==> flow/design.v <==
module fullAdder (a,b,cin,sum,ca); 
input a,b,cin;
output sum,ca;
assign sum = a ^ b ^ cin; 
assign ca= (a&b) | (a&cin) |(cin&b) ; 
endmodule
module fourBitAdder(a,b,cin,sum,ca);
input[3:0] a,b;
input [3:0]cin;
output [3:0] sum;
output [3:0]ca;
fullAdder FA_0(a[0],b[0],cin[0],sum[0],ca[0]);
fullAdder FA_1(a[1],b[1],cin[1],sum[1],ca[1]);
fullAdder FA_2(a[2],b[2],cin[2],sum[2],ca[2]);
fullAdder FA_3(a[3],b[3],cin[3],sum[3],ca[3]);
endmodule
module sixtBitAdder(a,b,cin,sum,ca);
input[15:0] a,b;
input [15:0]cin;
output[15:0] sum;
output [15:0]ca;
fourBitAdder FA_0(a[3:0],b[3:0],cin[3:0],sum[3:0],ca[3:0]);
fourBitAdder FA_1(a[7:4],b[7:4],cin[7:4],sum[7:4],ca[7:4]);
fourBitAdder FA_2(a[11:8],b[11:8],cin[11:8],sum[11:8],ca[11:8]);
fourBitAdder FA_3(a[15:12],b[15:12],cin[15:12],sum[15:12],ca[15:12]);
endmodule
module thirtBitAdder(a,b,cin,sum,ca);
input[31:0] a,b;
input [31:0]cin;
output[31:0] sum;
output [31:0]ca;
sixtBitAdder FA_0(a[15:0],b[15:0],cin[15:0],sum[15:0],ca[15:0]);
sixtBitAdder FA_1(a[31:16],b[31:16],cin[31:16],sum[31:16],ca[31:16]);
endmodule
module sixtyBitAdder(a,b,cin,sum,ca);
input [64:0] a,b;
input [64:0]cin;
output[64:0] sum;
output [64:0]ca;
assign ca[0]=1'b0;
assign sum[64:48]=17'b0;               
assign ca[64:49]=16'b0;
thirtBitAdder FA_0(a[31:0],b[31:0],cin[31:0],sum[31:0],ca[32:1]);
sixtBitAdder FA_1(a[47:32],b[47:32],cin[47:32],sum[47:32],ca[48:33]);
endmodule
module three_fa(sum,ca,a);
input [8:0][64:0]a;
output [2:0][64:0]sum,ca;
sixtyBitAdder a_0(a[0],a[1],a[2],sum[0],ca[0]);
sixtyBitAdder a_1(a[3],a[4],a[5],sum[1],ca[1]);
sixtyBitAdder a_2(a[6],a[7],a[8],sum[2],ca[2]);
endmodule
module three_fam(sum,ca,s,c);
input [4:0][64:0]s;
input [3:0][64:0]c;
output  [2:0][64:0]sum,ca;
sixtyBitAdder a_0(s[0],s[1],c[0],sum[0],ca[0]);
sixtyBitAdder a_1(c[1],s[2],c[2],sum[1],ca[1]);
sixtyBitAdder a_2(s[3],s[4],c[3],sum[2],ca[2]);
endmodule
module ppg(c,a,b);
input[31:0] a,b;
output reg[31:0][64:0] c;
reg [64:0] pp;
integer i,j;
always@(*)
begin
for(i=0;i<32;i+=1)
begin
pp=65'h0000_0000_0000_0000;
for(j=0;j<32;j+=1)
begin
pp[j+i]= a[j] & b[i];
end
c[i]=pp;
end
end
endmodule
module dff_lvl_1 (input [31:0][64:0]d,input [32:1]a2,input [32:1]b2,input [9:1]exp_c,input sign_c,input rst,input clk,output reg [31:0][64:0] q,output reg [74:1] comb);  
    always@(posedge clk )  
       if (!rst)  
       begin
          q <= 0;
          comb <= 0;
       end
       else  
       begin
          q <= d;
          comb[32:1] <= a2;
          comb[64:33] <= b2;
          comb[73:65] <= exp_c;
          comb[74] <= sign_c;  
       end
endmodule  
module dff_lvl_2 (input [9:0][64:0]d1,input [9:0][64:0]d2,input [74:1] comb,input rst,input clk,output reg [9:0][64:0] q1,output reg [9:0][64:0] q2,output reg [74:1] comb1);  
    always@(posedge clk )  
       if (!rst)  
       begin
          q1 <= 0; 
          q2 <= 0;
          comb1<=0; 
       end
       else  
       begin
          q1 <= d1;  
          q2 <= d2;
          comb1<=comb;
       end
endmodule  
module dff_lvl_3 (input [6:0][64:0]d1,input [6:0][64:0]d2,input [74:1] comb,input rst,input clk,output reg [6:0][64:0] q1,output reg [6:0][64:0] q2,output reg [74:1] comb1);  
    always@(posedge clk )  
       if (!rst)  
       begin
          q1 <= 0; 
          q2 <= 0; 
          comb1<=0; 
       end
       else  
       begin
          q1 <= d1;  
          q2 <= d2;
          comb1<=comb;
       end
endmodule  
module dff_lvl_4 (input [4:0][64:0]d1,input [4:0][64:0]d2,input [74:1] comb,input rst,input clk,output reg [4:0][64:0] q1,output reg [4:0][64:0] q2,output reg [74:1] comb1);  
    always@(posedge clk )  
       if (!rst)  
       begin
          q1 <= 0; 
          q2 <= 0; 
          comb1<=0; 
       end
       else  
       begin
          q1 <= d1;  
          q2 <= d2;
          comb1<=comb;
       end
endmodule  
module dff_lvl_5 (input [2:0][64:0]d1,input [2:0][64:0]d2,input [74:1] comb,input rst,input clk,output reg [2:0][64:0] q1,output reg [2:0][64:0] q2,output reg [74:1] comb1);  
    always@(posedge clk )  
       if (!rst)  
       begin
          q1 <= 0; 
          q2 <= 0; 
          comb1<=0; 
       end
       else  
       begin
          q1 <= d1;  
          q2 <= d2;
          comb1<=comb;
       end
endmodule  
module dff_lvl_6 (input [1:0][64:0]d1,input [1:0][64:0]d2,input [74:1] comb,input rst,input clk,output reg [1:0][64:0] q1,output reg [1:0][64:0] q2,output reg [74:1] comb1);  
    always@(posedge clk )  
       if (!rst)  
       begin
          q1 <= 0; 
          q2 <= 0; 
          comb1<=0; 
       end
       else  
       begin
          q1 <= d1;  
          q2 <= d2;
          comb1<=comb;
       end
endmodule  
module dff_lvl_7 (input [64:0]d1,input [64:0]d2,input [74:1] comb,input rst,input clk,output reg [64:0] q1,output reg [64:0] q2,output reg [74:1] comb1);  
    always@(posedge clk )  
       if (!rst)  
       begin
          q1 <= 0; 
          q2 <= 0;
          comb1<=0;  
       end
       else  
       begin
          q1 <= d1;  
          q2 <= d2;
          comb1<=comb;
       end
endmodule  
module kpga(x,ai,bi);
input ai,bi;
output reg[7:0] x;
always @(ai or bi)
if(ai==bi)
begin
if(ai==0)
x="k";
else
x="g";
end
else
x="p";
endmodule
module kpgga(x,ai,bi);
input [7:0] ai,bi;
output [7:0][7:0]x;
kpga kpg_0(x[0],ai[0],bi[0]);
kpga kpg_1(x[1],ai[1],bi[1]);
kpga kpg_2(x[2],ai[2],bi[2]);
kpga kpg_3(x[3],ai[3],bi[3]);
kpga kpg_4(x[4],ai[4],bi[4]);
kpga kpg_5(x[5],ai[5],bi[5]);
kpga kpg_6(x[6],ai[6],bi[6]);
kpga kpg_7(x[7],ai[7],bi[7]);
endmodule
module lvl #(parameter K=0) (y,x);
input [47:0][7:0]x;
output reg [47:0][7:0] y ;
integer i;
always@(*)
begin 
for(i=0;i<48;i=i+1)
begin
y[i]=x[i];
end 
for(i=47;(i-2**K)>=0;i=i-1)
begin 
if(y[i]=="k") 
begin
y[i]="k";
end 
else if(y[i]=="p")  
begin
if(y[i-2**K]=="k")
y[i]="k";
else if(y[i-2**K]=="p")
y[i]="p";
else
y[i]="g";
end
else  
begin
y[i]="g";
end 
end 
end 
endmodule
module dff_lvl (input [47:0][7:0]d,input [74:1] comb,input rst,input clk,output reg [47:0][7:0] q,output reg[47:0] wire1,output reg[47:0] wire2,input [47:0]a,input [47:0]b,output reg [74:1] comb1);  
    always@(posedge clk )  
       if (!rst)  
       begin
          q <= 0;
          wire1<=0;
          wire2<=0;  
          comb1<=0;
       end
       else  
       begin
          q <= d;  
          wire1<=a;
          wire2<=b;
          comb1<=comb;
       end
endmodule  
module dff (input [47:0]a,input [47:0]b,input [74:1] comb,input rst,input clk,output reg [47:0] c,output reg [47:0] d,output reg [74:1] comb1);  
    always @ (posedge clk )  
    begin
       if (!rst)  
       begin
         c <= 0; 
         d <= 0; 
         comb1<=0;
       end
       else  
       begin
          c <= a;
          d <= b;
          comb1<=comb;  
       end
    end
endmodule  
module ppca(y,x,comb,rst,clk,a,b,c,d,combn);
input [47:0][7:0]x;
input [47:0] a,b;
input [74:1] comb;
wire [47:0][7:0]reg1,reg2,reg3,reg4,reg5,reg6;
wire[47:0] wire6,wire7,wire8,wire9,wire10,wire11,wire12,wire13,wire14,wire15,wire16,wire17;
output  [47:0][7:0] y ;
output [47:0] c,d;
output [74:1] combn;
wire  [47:0][7:0] wire1,wire2,wire3,wire4,wire5,wire18 ;
wire [74:1] comb1,comb2,comb3,comb4,comb5,comb6;
input rst,clk;
dff_lvl c1(x,comb,rst,clk,reg1,wire6,wire7,a,b,comb1);  
lvl #(0) m1(wire1,reg1);
dff_lvl c2(wire1,comb1,rst,clk,reg2,wire8,wire9,wire6,wire7,comb2);  
lvl #(1) m2(wire2,reg2);
dff_lvl c3(wire2,comb2,rst,clk,reg3,wire10,wire11,wire8,wire9,comb3);  
lvl #(2) m3(wire3,reg3);
dff_lvl c4(wire3,comb3,rst,clk,reg4,wire12,wire13,wire10,wire11,comb4);  
lvl #(3) m4(wire4,reg4);
dff_lvl c5(wire4,comb4,rst,clk,reg5,wire14,wire15,wire12,wire13,comb5);  
lvl #(4) m5(wire5,reg5);
dff_lvl c6(wire5,comb5,rst,clk,reg6,wire16,wire17,wire14,wire15,comb6);  
lvl #(5) m6(wire18,reg6);
dff_lvl c7(wire18,comb6,rst,clk,y,c,d,wire16,wire17,combn);  
endmodule
module addera(si,a,b,xin,comb,clk,rst,comb2);
input [47:0] a,b;
input[7:0] xin;
wire [48:0][7:0]x;
integer i;
input clk,rst;
input [74:1] comb;
wire [47:0] c,d,e,f;
wire [47:0][7:0] y ;
  output reg[47:0] si;
wire [74:1] comb1;
output [74:1] comb2;
dff m1(a,b,comb,rst,clk,c,d,comb1);   
kpgga kpg_0(x[8:1],c[7:0],d[7:0]);
kpgga kpg_1(x[16:9],c[15:8],d[15:8]);
kpgga kpg_2(x[24:17],c[23:16],d[23:16]);
kpgga kpg_3(x[32:25],c[31:24],d[31:24]);
kpgga kpg_4(x[40:33],c[39:32],d[39:32]);
kpgga kpg_5(x[48:41],c[47:40],d[47:40]);
assign x[0]=xin;
ppca ppc_0(y[47:0],x[47:0],comb1,rst,clk,c,d,e,f,comb2);
always@(*)
begin
for(i=0;i<48;i=i+1)
begin
if(y[i]=="k")
si[i]=(e[i]^f[i])^0;
else
si[i]=(e[i]^f[i])^1;
end
end
endmodule
module wallace(c,a,b,a2,b2,exp_c,sign_c,clk,rst,a3,b3,exp_c3,sign_c3);
input [32:0] a,b;
output[64:0] c;
input [32:1] a2,b2;
output [32:1] a3,b3;
input sign_c;
output sign_c3;
input [9:1]exp_c;
output [9:1]exp_c3;
wire [74:1] comb1,comb2,comb3,comb4,comb5,comb6,comb7,comb8,comb9,comb10;
wire [7:0]xin;
input clk,rst;
assign xin="k";
wire [31:0][64:0] pp;
wire [31:0][64:0] pp_c;
ppg ppg_0(pp_c,a[31:0],b[31:0]);
dff_lvl_1 m1(pp_c,a2,b2,exp_c,sign_c,rst,clk,pp,comb1);  
wire  [9:0][64:0] sum_c,ca_c,sum,ca;
three_fa a_0(sum_c[2:0],ca_c[2:0],pp[8:0]);
three_fa a_1(sum_c[5:3],ca_c[5:3],pp[17:9]);
three_fa a_2(sum_c[8:6],ca_c[8:6],pp[26:18]);
sixtyBitAdder a_3(pp[27],pp[28],pp[29],sum_c[9],ca_c[9]);
dff_lvl_2 m2(sum_c,ca_c,comb1,rst,clk,sum,ca,comb2);  
wire [6:0][64:0] sum2_c,ca2_c,sum2,ca2;
three_fam a_4(sum2_c[2:0],ca2_c[2:0],sum[4:0],ca[3:0]);
three_fam a_5(sum2_c[5:3],ca2_c[5:3],ca[8:4],sum[8:5]);
sixtyBitAdder a_6(sum[9],ca[9],pp[30],sum2_c[6],ca2_c[6]);
dff_lvl_3 m3(sum2_c,ca2_c,comb2,rst,clk,sum2,ca2,comb3);  
wire [4:0][64:0] sum3_c,ca3_c,sum3,ca3;
three_fam a_7(sum3_c[2:0],ca3_c[2:0],sum2[4:0],ca2[3:0]);
sixtyBitAdder a_8(sum2[5],ca2[4],ca2[5],sum3_c[3],ca3_c[3]);
sixtyBitAdder a_9(sum2[6],ca2[6],pp[31],sum3_c[4],ca3_c[4]);
dff_lvl_4 m4(sum3_c,ca3_c,comb3,rst,clk,sum3,ca3,comb4);  
wire [2:0][64:0] sum4_c,ca4_c,sum4,ca4;
three_fam a_10(sum4_c[2:0],ca4_c[2:0],sum3[4:0],ca3[3:0]);
dff_lvl_5 m5(sum4_c,ca4_c,comb4,rst,clk,sum4,ca4,comb5);  
wire [1:0][64:0] sum5_c,ca5_c,sum5,ca5;
sixtyBitAdder a_11(sum4[0],sum4[1],ca4[0],sum5_c[0],ca5_c[0]);
sixtyBitAdder a_12(sum4[2],ca4[1],ca4[2],sum5_c[1],ca5_c[1]);
dff_lvl_6 m6(sum5_c,ca5_c,comb5,rst,clk,sum5,ca5,comb6);  
wire [64:0] sum6_c,ca6_c,sum6,ca6;
sixtyBitAdder a_13(sum5[0],sum5[1],ca5[0],sum6_c,ca6_c);
dff_lvl_7 m7(sum6_c,ca6_c,comb6,rst,clk,sum6,ca6,comb7);  
wire [64:0] sum7_c,ca7_c,sum7,ca7;
reg [64:0] ca5_d;                   
always@(posedge clk)
    if (!rst)
        ca5_d <= 0;
    else
        ca5_d <= ca5[1];
sixtyBitAdder a_14(sum6,ca5_d,ca6,sum7_c,ca7_c);
dff_lvl_7 m8(sum7_c,ca7_c,comb7,rst,clk,sum7,ca7,comb8);  
wire [64:0] sum8_c,ca8_c,sum8,ca8;
sixtyBitAdder a_15(sum7,ca3[4],ca7,sum8_c,ca8_c);
dff_lvl_7 m9(sum8_c,ca8_c,comb8,rst,clk,sum8,ca8,comb9); 
addera a_16(c[47:0],sum8[47:0],ca8[47:0],xin,comb9,clk,rst,comb10);
assign a3=comb10[32:1];
assign b3=comb10[64:33];
assign exp_c3=comb10[73:65];
assign sign_c3=comb10[74];
assign c[64:48]=0;                   
endmodule
module getval(
    input [32:1] a,
    input [32:1] b,
    output reg [32:1] man_a,
    output reg [32:1] man_b,
    output reg [8:1] exp_a,
    output reg [8:1] exp_b,
    output reg sign_a,
    output reg sign_b
);
always@(*)begin
    man_a={32'b0};
    man_b={32'b0};
    man_a [23:1] = a[23:1];
    man_b [23:1] = b[23:1];
    exp_a =a[31:24];
    exp_b =b[31:24];
    sign_a =a[32];
    sign_b =b[32];
    man_a[24]=1'b1;  
    man_b[24]=1'b1;  
    end
endmodule
module mux21(input [9:1] exp_c,input [32:1] a,input [32:1] b,output [9:1] exp_cs);
wire [9:1]exp_c2,sel;
wire s;
assign exp_c2=9'b1111_1111_1;
wire [9:1]t1,t2,t3;
assign s=((exp_c>255) ||(a[31:24]==255) ||(b[31:24]==255) );
assign sel={8{s}};
assign t1=exp_c2 & sel;
assign t2=exp_c & (~sel);
assign t3=t1|t2;
assign exp_cs=t3;
endmodule
module mux22(input ch,input [9:1]exp_c,output [9:1] exp_cs);
assign exp_cs=exp_c+ch;
endmodule
module mux23(input [65:1] man_c,input [32:1] a,input [32:1] b,output [65:1] man_cs);
wire [65:1]t1,t2,t3,t4,t5,t6,sel,sel2,man_c2,man_c3;
wire s,s2;
assign s=(a[23:1]!=0 || b[23:1]!=0);
assign sel={65{s}};
assign man_c2=65'h0000_0010_0000_0000;
assign man_c3={65{1'b0}};
assign t1=sel &man_c2;
assign t2=man_c3 & (~sel);
assign t3=t1|t2;
assign s2=( ((a[31:24]==255 && a[23:1]!=0) || (b[31:24]==255 && b[23:1]!=0)) || ((a[31:24]==255 && a[23:1]==0) || (b[31:24]==255 && b[23:1]==0)) );
assign sel2={65{s2}};
assign t4=sel2 & t3;
assign t5=man_c &(~sel2);
assign t6=t4 | t5;
assign man_cs=t6;
endmodule
module mux24(input ch,input [65:1] man_cs,input [9:1]exp_cs,input [32:1] a,input [32:1] b,output [31:1] c);
wire [65:1]t1,t2,t3,sel,man_c2,man_c3;
reg [65:1] t7;
wire s;
assign s=(a[31:1]==0 || b[31:1]==0);
assign sel={65{s}};
assign man_c2=man_cs;
assign man_c3={65{1'b0}};
assign t1=man_c3 & sel;
assign t2=man_c2 & (~sel);
assign t3=t1|t2;
wire [9:1] t4,t5,t6,sel2,exp_c2,exp_c3;
assign sel2={9{s}};
assign exp_c2={9{1'b0}};
assign exp_c3=exp_cs;
assign t4= exp_c2 & sel2;
assign t5= exp_c3 & (~sel2);
assign t6=t4|t5;
always@(*)
if(ch==1'b1)
t7[47:25]=t3[47:25];
else
t7[47:25]=t3[46:24];
assign c[23:1]=t7[47:25];
assign c[31:24] =t6[8:1];
endmodule
module dff_lvl_p2 (input [31:0]a1,input [31:0]a2,input [32:0]d1,input [32:0]d2,input [7:0]d3,input [7:0]d4,input d5,input d6,input rst,input clk,output reg [31:0] b1,output reg [31:0] b2,output reg [32:0] q1,output reg [32:0] q2,output reg [7:0] q3,output reg [7:0] q4,output reg q5,output reg q6);  
     always@(posedge clk )  
       if (!rst)  
       begin
          q1 <= 0;
          q2 <= 0;
          q3 <= 0;
          q4 <= 0;
          q5 <= 0;
          q6 <= 0;
          b1 <= 0;
          b2 <= 0; 
       end
       else  
       begin
          q1 <= d1;
          q2 <= d2;
          q3 <= d3;
          q4 <= d4;
          q5 <= d5;
          q6 <= d6;
          b1 <= a1;
          b2 <= a2;  
       end
endmodule  
module dff_lvl_p1 (input [32:1]a,input [32:1]b,input rst,input clk,output reg [31:0] c,output reg [31:0] d);  
    always@(posedge clk )  
       if (!rst)  
       begin
          c <= 0; 
          d <= 0; 
       end
       else  
       begin
          c <= a;  
          d <= b;
       end
endmodule 
module dff_lvl_p3 (input a,input [8:1]b,input [32:1]c,input rst,input clk,output reg [31:0] q);  
    always@(posedge clk )  
       if (!rst)  
       begin
          q <= 0; 
       end
       else  
       begin
          q[31]<=a;
          q[30:23]<=b;
          q[22:0]<=c[23:1];
       end
endmodule  
module fpm(
    input [32:1] a,
    input [32:1] b,
    input clk,
    input rst,
    input in_valid,
    output  [32:1] c,
    output out_valid
    );
wire [33:1] w_MAN_a,w_MAN_a2;         
wire [33:1] w_MAN_b,w_MAN_b2;         
wire [8:1] exp_a,exp_b,exp_a2,exp_b2;        
wire [32:1] a1,b1,a2,b2,a3,b3;      
wire sign_a,sign_b,sign_a2,sign_b2;          
reg sign_c;
wire sign_c3;                                
reg [9:1] r_EXP_c;
wire [9:1] w_EXP_c3;                         
wire [9:1] w_EXP_cs;
wire [9:1] w_EXP_cs2;
wire [65:1] w_MAN_c;                         
wire [65:1] w_MAN_cs;
assign w_MAN_a[33]=1'b0;
assign w_MAN_b[33]=1'b0;
reg [19:1] r_VALID;
always@(posedge clk)
    if (!rst)
        r_VALID <= 0;
    else
        r_VALID <= {r_VALID[18:1],in_valid};
assign out_valid=r_VALID[19];
dff_lvl_p1 p1(a,b,rst,clk,a1,b1);
getval m0(a1,b1,w_MAN_a[32:1],w_MAN_b[32:1],exp_a,exp_b,sign_a,sign_b);           
dff_lvl_p2 p2(a1,b1,w_MAN_a,w_MAN_b,exp_a,exp_b,sign_a,sign_b,rst,clk,a2,b2,w_MAN_a2,w_MAN_b2,exp_a2,exp_b2,sign_a2,sign_b2);
always@(*)
begin
    sign_c=sign_a2^sign_b2;
    r_EXP_c=exp_a2+exp_b2-127;
end
wallace m1(w_MAN_c,w_MAN_a2,w_MAN_b2,a2,b2,r_EXP_c,sign_c,clk,rst ,a3,b3,w_EXP_c3,sign_c3 );                                              
    mux22 m2(w_MAN_c[48],w_EXP_c3,w_EXP_cs);             
    mux21 m3(w_EXP_cs,a3,b3,w_EXP_cs2);                  
    mux23 m4(w_MAN_c,a3,b3,w_MAN_cs);                    
    mux24 m5(w_MAN_c[48],w_MAN_cs,w_EXP_cs2,a3,b3,c[31:1]);    
assign c[32]=sign_c3;
endmodule
==> reports on fpm <==
### Tool chain data of fpm

Each step is given for the RTL above and for the edited RTL.
"before" refers to lines of the RTL above, "after" to lines of the edited file.
"change": "after" minus "before" as printed here.
Library cell names are shortened.
Not given: --

| design | value |
|---|---|
| top module | fpm |
| clock port | clk |
| cell library | sky130hd |
| timing corner | tt_025C_1v80 |

### Diff

Unified diff, file above to edited file.
The edited RTL no longer does the same as the RTL above: the edit was made by script, with no optimisation intended.

```diff
@@ -159,5 +159,4 @@
           q1 <= 0; 
           q2 <= 0; 
-          comb1<=0; 
        end
        else  
@@ -165,6 +164,6 @@
           q1 <= d1;  
           q2 <= d2;
-          comb1<=comb;
-       end
+       end
+    always @(*) comb1 = comb;
 endmodule  
 module dff_lvl_7 (input [64:0]d1,input [64:0]d2,input [74:1] comb,input rst,input clk,output reg [64:0] q1,output reg [64:0] q2,output reg [74:1] comb1);  
```

### Word-level counts

Yosys after proc, flatten, opt, wreduce and memory -nomap, before mapping. Memory bits, and registers merged into a memory's read port (data or address), are not among the register bits. Print and check cells are not counted.

Word-level totals:

| what | before | after | change |
|---|---|---|---|
| register bits after elaboration | 6543 | 6469 | -74 |
| memories kept | 0 | 0 | 0 |
| bits of input ports | 67 | 67 | 0 |
| word-level cells | 7221 | 7220 | -1 |
| ROM bits | 0 | 0 | 0 |
| latch bits | 0 | 0 | 0 |
| word width x clocked read ports | 0 | 0 | 0 |
| memory bits (writable) | 0 | 0 | 0 |

Cells by class:

| what | before | after | change |
|---|---|---|---|
| magnitude comparators | 1 | 1 | 0 |
| shifts and indexed selects | 0 | 0 | 0 |
| equal/unequal tests | 585 | 585 | 0 |
| muxes and demuxes | 996 | 996 | 0 |
| add/subtract/negate cells | 3 | 3 | 0 |
| reductions and logical operators | 467 | 467 | 0 |
| multipliers | 0 | 0 | 0 |
| bitwise logic cells | 4650 | 4650 | 0 |
| div/mod/pow operators | 0 | 0 | 0 |

Operator kinds equal on both sides are left out: 33.

### Longest topological paths

Yosys ltp: most cells in a row. Word level: on the elaborated netlist, between registers, memories and ports. Mapped: between sequential cells and ports; inverters and the memories' decode and read muxes count.

Depth:

| what | before | after | change |
|---|---|---|---|
| depth after elaboration | 11 | 11 | 0 |
| ABC_AREA | 0 | 0 | -- |
| depth in mapped cells | 11 | 13 | +2 |

### Synthesis result

Source: synth_stat.txt of the flow (Yosys; design flattened, memories mapped). It holds for the ABC_AREA given above (unset counts as 0); a run with the other value may have another netlist.

Cells by type:

| cell | before | after | change |
|---|---|---|---|
| dfxtp_1 | 4959 | 4887 | -72 |
| and2_1 | 3590 | 3522 | -68 |
| nor2_1 | 598 | 573 | -25 |
| clkbuf_1 | 653 | 634 | -19 |
| nand2_1 | 380 | 397 | +17 |
| nand3_1 | 88 | 76 | -12 |
| nand2b_1 | 83 | 94 | +11 |
| nor2b_1 | 116 | 108 | -8 |
| buf_2 | 17 | 25 | +8 |
| o21ai_0 | 60 | 67 | +7 |
| nor4b_2 | 17 | 24 | +7 |
| or2_2 | 16 | 10 | -6 |
| nor4bb_1 | 15 | 21 | +6 |
| and4b_1 | 12 | 18 | +6 |
| nor4b_1 | 26 | 21 | -5 |
| nor3_1 | 223 | 227 | +4 |
| a31oi_1 | 33 | 29 | -4 |
| o21ai_1 | 7 | 3 | -4 |

Cell types equal on both sides are left out: 20.
Not every row of either side is listed.

Synthesis totals:

| what | before | after | change |
|---|---|---|---|
| buffers | 691 | 681 | -10 |
| flip-flop cells | 4959 | 4887 | -72 |
| mapped area (um^2) | 154989.9 | 153140.6 | -1849.3 |
| standard cells after synthesis | 13206 | 13047 | -159 |

By module: a second synthesis without flattening, with its own total; a netlist apart from the flattened one above.

Second synthesis, totals:

| what | before | after | change |
|---|---|---|---|
| cells (unflattened synthesis) | 33226 | 33143 | -83 |
| area total of the unflattened synthesis (um^2) | 390175.5 | 388676.5 | -1499.0 |

Rows give one instance, submodules left out.

By module, before:

| module | cells | area (um^2) | sequential area (um^2) | times used |
|---|---|---|---|---|
| dff_lvl | 1169 | 15205.8 | 11090.6 | 7 |
| dff_lvl_1 | 4547 | 57801.7 | 43121.4 | 1 |
| dff_lvl_2 | 2900 | 36801.5 | 27506.4 | 1 |
| fullAdder | 1 | 20.0 | 0.0 | 1440 |
| dff_lvl_3 | 2077 | 26392.8 | 19698.9 | 1 |
| dff_lvl_4 | 1528 | 19653.8 | 14493.9 | 1 |
| dff_lvl_7 | 430 | 5582.9 | 4083.9 | 3 |
| ppg | 2273 | 15338.5 | 0.0 | 1 |
| dff_lvl_5 | 979 | 12456.9 | 9288.9 | 1 |
| dff_lvl_6 | 705 | 9156.3 | 6686.4 | 1 |
| sixtyBitAdder | 35 | 259.0 | 0.0 | 30 |
| lvl #(K=0) | 756 | 5957.0 | 0.0 | 1 |
| lvl #(K=1) | 745 | 5662.9 | 0.0 | 1 |
| lvl #(K=2) | 725 | 5416.4 | 0.0 | 1 |

before: Further modules, not shown: 22.

By module, after:

| module | cells | area (um^2) | sequential area (um^2) | times used |
|---|---|---|---|---|
| dff_lvl | 1169 | 15205.8 | 11090.6 | 7 |
| dff_lvl_1 | 4547 | 57801.7 | 43121.4 | 1 |
| dff_lvl_2 | 2900 | 36801.5 | 27506.4 | 1 |
| fullAdder | 1 | 20.0 | 0.0 | 1440 |
| dff_lvl_3 | 2077 | 26392.8 | 19698.9 | 1 |
| dff_lvl_4 | 1528 | 19653.8 | 14493.9 | 1 |
| dff_lvl_7 | 430 | 5582.9 | 4083.9 | 3 |
| ppg | 2273 | 15338.5 | 0.0 | 1 |
| dff_lvl_5 | 979 | 12456.9 | 9288.9 | 1 |
| sixtyBitAdder | 35 | 259.0 | 0.0 | 30 |
| dff_lvl_6 | 622 | 7657.3 | 5205.0 | 1 |
| lvl #(K=0) | 756 | 5957.0 | 0.0 | 1 |
| lvl #(K=1) | 745 | 5662.9 | 0.0 | 1 |
| lvl #(K=2) | 725 | 5416.4 | 0.0 | 1 |

after: Further modules, not shown: 22.

### Worst setup path after synthesis

Path of least setup slack by OpenSTA after synthesis, without wires, with an ideal clock, recovery checks aside; 20% of the period is set as input and as output delay. Where synthesis merged equal registers, the netlist keeps one of their names.

Timing after synthesis:

| what | before | after | change |
|---|---|---|---|
| kind | register to output | register to output | -- |
| start point | register (no name shown) | register (no name shown) | -- |
| end point | output c[29] | output c[24] | -- |
| required time (ns) | 4.000 | 4.000 | 0.000 |
| clock period (ns) | 5.0 | 5.0 | 0.0 |
| arrival time (ns) | 2.550 | 2.839 | +0.289 |
| path buffers | 3 | 3 | 0 |
| time at the first pin (ns) | 0.000 | 0.000 | 0.000 |
| path slack (ns) | 1.450 | 1.161 | -0.289 |
| stages on the path | 12 | 14 | +2 |
| delay of the path (ns) | 2.550 | 2.839 | +0.289 |
| synthesis period reached (ns) | 3.55 | 3.839 | +0.289 |

"delay of the path" = arrival - input delay + setup time.
A path that ends at an output port has no setup time.
"stages on the path" counts driving pins, that of a launching flip-flop among them; a cell with two outputs on the path counts twice.
"synthesis period reached" = period - worst setup slack (recovery checks aside). The figure is calculated, with input and output delays left at 20% of the set period.

| between the ends, after synthesis, before | value |
|---|---|
| cell sequence | dfxtp_1 -> buf_2 -> buf_2 -> nand3b_1 -> xnor2_2 -> inv_1 -> clkbuf_1 -> ha_1 -> ha_1 -> nand3_1 -> xor2_1 -> a31oi_1 |

RTL lines, path after synthesis, before:

| what | RTL line | RTL |
|---|---|---|
| end: declaration | 535 | `output  [32:1] c,` |

before: Chain of elaborated cells between the ends: none given.

| between the ends, after synthesis, after | value |
|---|---|
| cell sequence | dfxtp_1 -> buf_2 -> buf_2 -> nand3b_1 -> xnor2_2 -> inv_2 -> clkbuf_1 -> ha_1 -> ha_1 -> nand3_1 -> nor3_1 -> xor2_1 -> nor3_1 -> a21oi_1 |

RTL lines, path after synthesis, after:

| what | RTL line | RTL |
|---|---|---|
| end: declaration | 534 | `output  [32:1] c,` |

after: Chain of elaborated cells between the ends: none given.

### Path in the finished layout

Path of least setup slack in the final report of each run of set A (OpenROAD, finished layout, wires in). Where an end is a register, its clock arrival counts in the times.

Timing post-layout:

| what | before | after | change |
|---|---|---|---|
| kind | register to output | register to output | -- |
| start point | register m1.a_16.ppc_0.c7.comb1[46] | register m1.a_16.ppc_0.c7.comb1[40] | -- |
| end point | output c[13] | output c[7] | -- |
| stages on the path | 7 | 8 | +1 |
| clock period (ns) | 5.0 | 5.0 | 0.0 |
| path slack (ns) | 0.21 | 0.23 | +0.02 |
| arrival time (ns) | 3.79 | 3.77 | -0.02 |
| time at the first pin (ns) | 0.95 | 0.98 | +0.03 |
| required time (ns) | 4.00 | 4.00 | 0.00 |
| path buffers | 1 | 2 | +1 |

Between the ends stands the longest chain of elaborated cells between them, by number of cells; it is not shown to be the way that was timed. Of several equally long chains one is given.
Each line given opens the expression or statement behind the cell; cells for indexed reads and writes are added by Yosys, which also makes memories of some case tables.

| between the ends, post-layout, before | value |
|---|---|
| cell sequence | dfxtp_1 -> nor4_1 -> nand4_1 -> or4_1 -> nand3_4 -> o32ai_1 -> clkdlybuf4s50_1 |
| length of the longest elaborated chain | 9 |

RTL lines, path post-layout, before:

| what | RTL line | RTL |
|---|---|---|
| start: declaration | 243 | `module dff_lvl (input [47:0][7:0]d,input [74:1] comb,input rst,input clk,output reg [47:0][7:0] q,output reg[4 ...` |
| start: assignment | 250 | `comb1<=0;` |
| start: assignment | 257 | `comb1<=comb;` |
| 23-bit nonzero test | 445 | `assign s2=( ((a[31:24]==255 && a[23:1]!=0) \|\| (b[31:24]==255 && b[23:1]!=0)) \|\| ((a[31:24]==255 && a[23:1]==0) ...` |
| 1-bit logical AND | 445 |  |
| 1-bit logical OR (2 in a row) | 445 |  |
| 47-bit inverter | 448 | `assign t5=man_c &(~sel2);` |
| 47-bit AND | 448 |  |
| 47-bit OR | 449 | `assign t6=t4 \| t5;` |
| 47-bit AND | 461 | `assign t2=man_c2 & (~sel);` |
| 23-bit 2-to-1 mux | 471 | `if(ch==1'b1)` |
| end: declaration | 535 | `output  [32:1] c,` |

| between the ends, post-layout, after | value |
|---|---|
| cell sequence | dfxtp_1 -> nor4_1 -> nand4_1 -> or4_4 -> nand3_2 -> buf_4 -> and3b_1 -> clkdlybuf4s50_1 |
| length of the longest elaborated chain | 9 |

RTL lines, path post-layout, after:

| what | RTL line | RTL |
|---|---|---|
| start: declaration | 242 | `module dff_lvl (input [47:0][7:0]d,input [74:1] comb,input rst,input clk,output reg [47:0][7:0] q,output reg[4 ...` |
| start: assignment | 249 | `comb1<=0;` |
| start: assignment | 256 | `comb1<=comb;` |
| 23-bit nonzero test | 444 | `assign s2=( ((a[31:24]==255 && a[23:1]!=0) \|\| (b[31:24]==255 && b[23:1]!=0)) \|\| ((a[31:24]==255 && a[23:1]==0) ...` |
| 1-bit logical AND | 444 |  |
| 1-bit logical OR (2 in a row) | 444 |  |
| 47-bit inverter | 447 | `assign t5=man_c &(~sel2);` |
| 47-bit AND | 447 |  |
| 47-bit OR | 448 | `assign t6=t4 \| t5;` |
| 47-bit AND | 460 | `assign t2=man_c2 & (~sel);` |
| 23-bit 2-to-1 mux | 470 | `if(ch==1'b1)` |
| end: declaration | 534 | `output  [32:1] c,` |

### Measured runs

Runs of the flow (Yosys, OpenROAD) on both versions; the two runs of a pair have the same settings. The constraints put input and output delay at 20% of the set period each and load the outputs with 0.01 pF.

| settings, set A | value |
|---|---|
| CORE_UTILIZATION | 35 |
| period_ns | 5.0 |
| CAP_MARGIN | 20 |
| CORE_MARGIN | 2 |
| SLEW_MARGIN | 20 |

Results, set A:

| what | before | after | change |
|---|---|---|---|
| die size (um^2) | 448170.0 | 442850.0 | -5320.0 |
| smallest setup slack (ns) | 0.209 | 0.230 | +0.021 |
| post-route setup TNS (ns) | 0.000 | 0.000 | 0.000 |
| post-route worst hold slack (ns) | 0.383 | 0.391 | +0.008 |
| final design utilization | 0.403 | 0.403 | 0.000 |
| Yosys chip area after synthesis (um^2) | 154989.9 | 153140.6 | -1849.3 |

| settings, set B | value |
|---|---|
| CELL_PAD_IN_SITES_DETAIL_PLACEMENT | 1 |
| CORE_UTILIZATION | 58 |
| GPL_ROUTABILITY_DRIVEN | 0 |
| HOLD_SLACK_MARGIN | -0.08 |
| period_ns | 4.53 |
| CAP_MARGIN | 20 |
| CORE_MARGIN | 2 |
| SLEW_MARGIN | 20 |

Results, set B:

| what | before | after | change |
|---|---|---|---|
| die size (um^2) | 271373.0 | 268163.0 | -3210.0 |
| smallest setup slack (ns) | 0.144 | 0.146 | +0.002 |
| post-route setup TNS (ns) | 0.000 | 0.000 | 0.000 |
| post-route worst hold slack (ns) | 0.401 | 0.394 | -0.007 |
| final design utilization | 0.659 | 0.659 | 0.000 |
| Yosys chip area after synthesis (um^2) | 154989.9 | 153140.6 | -1849.3 |
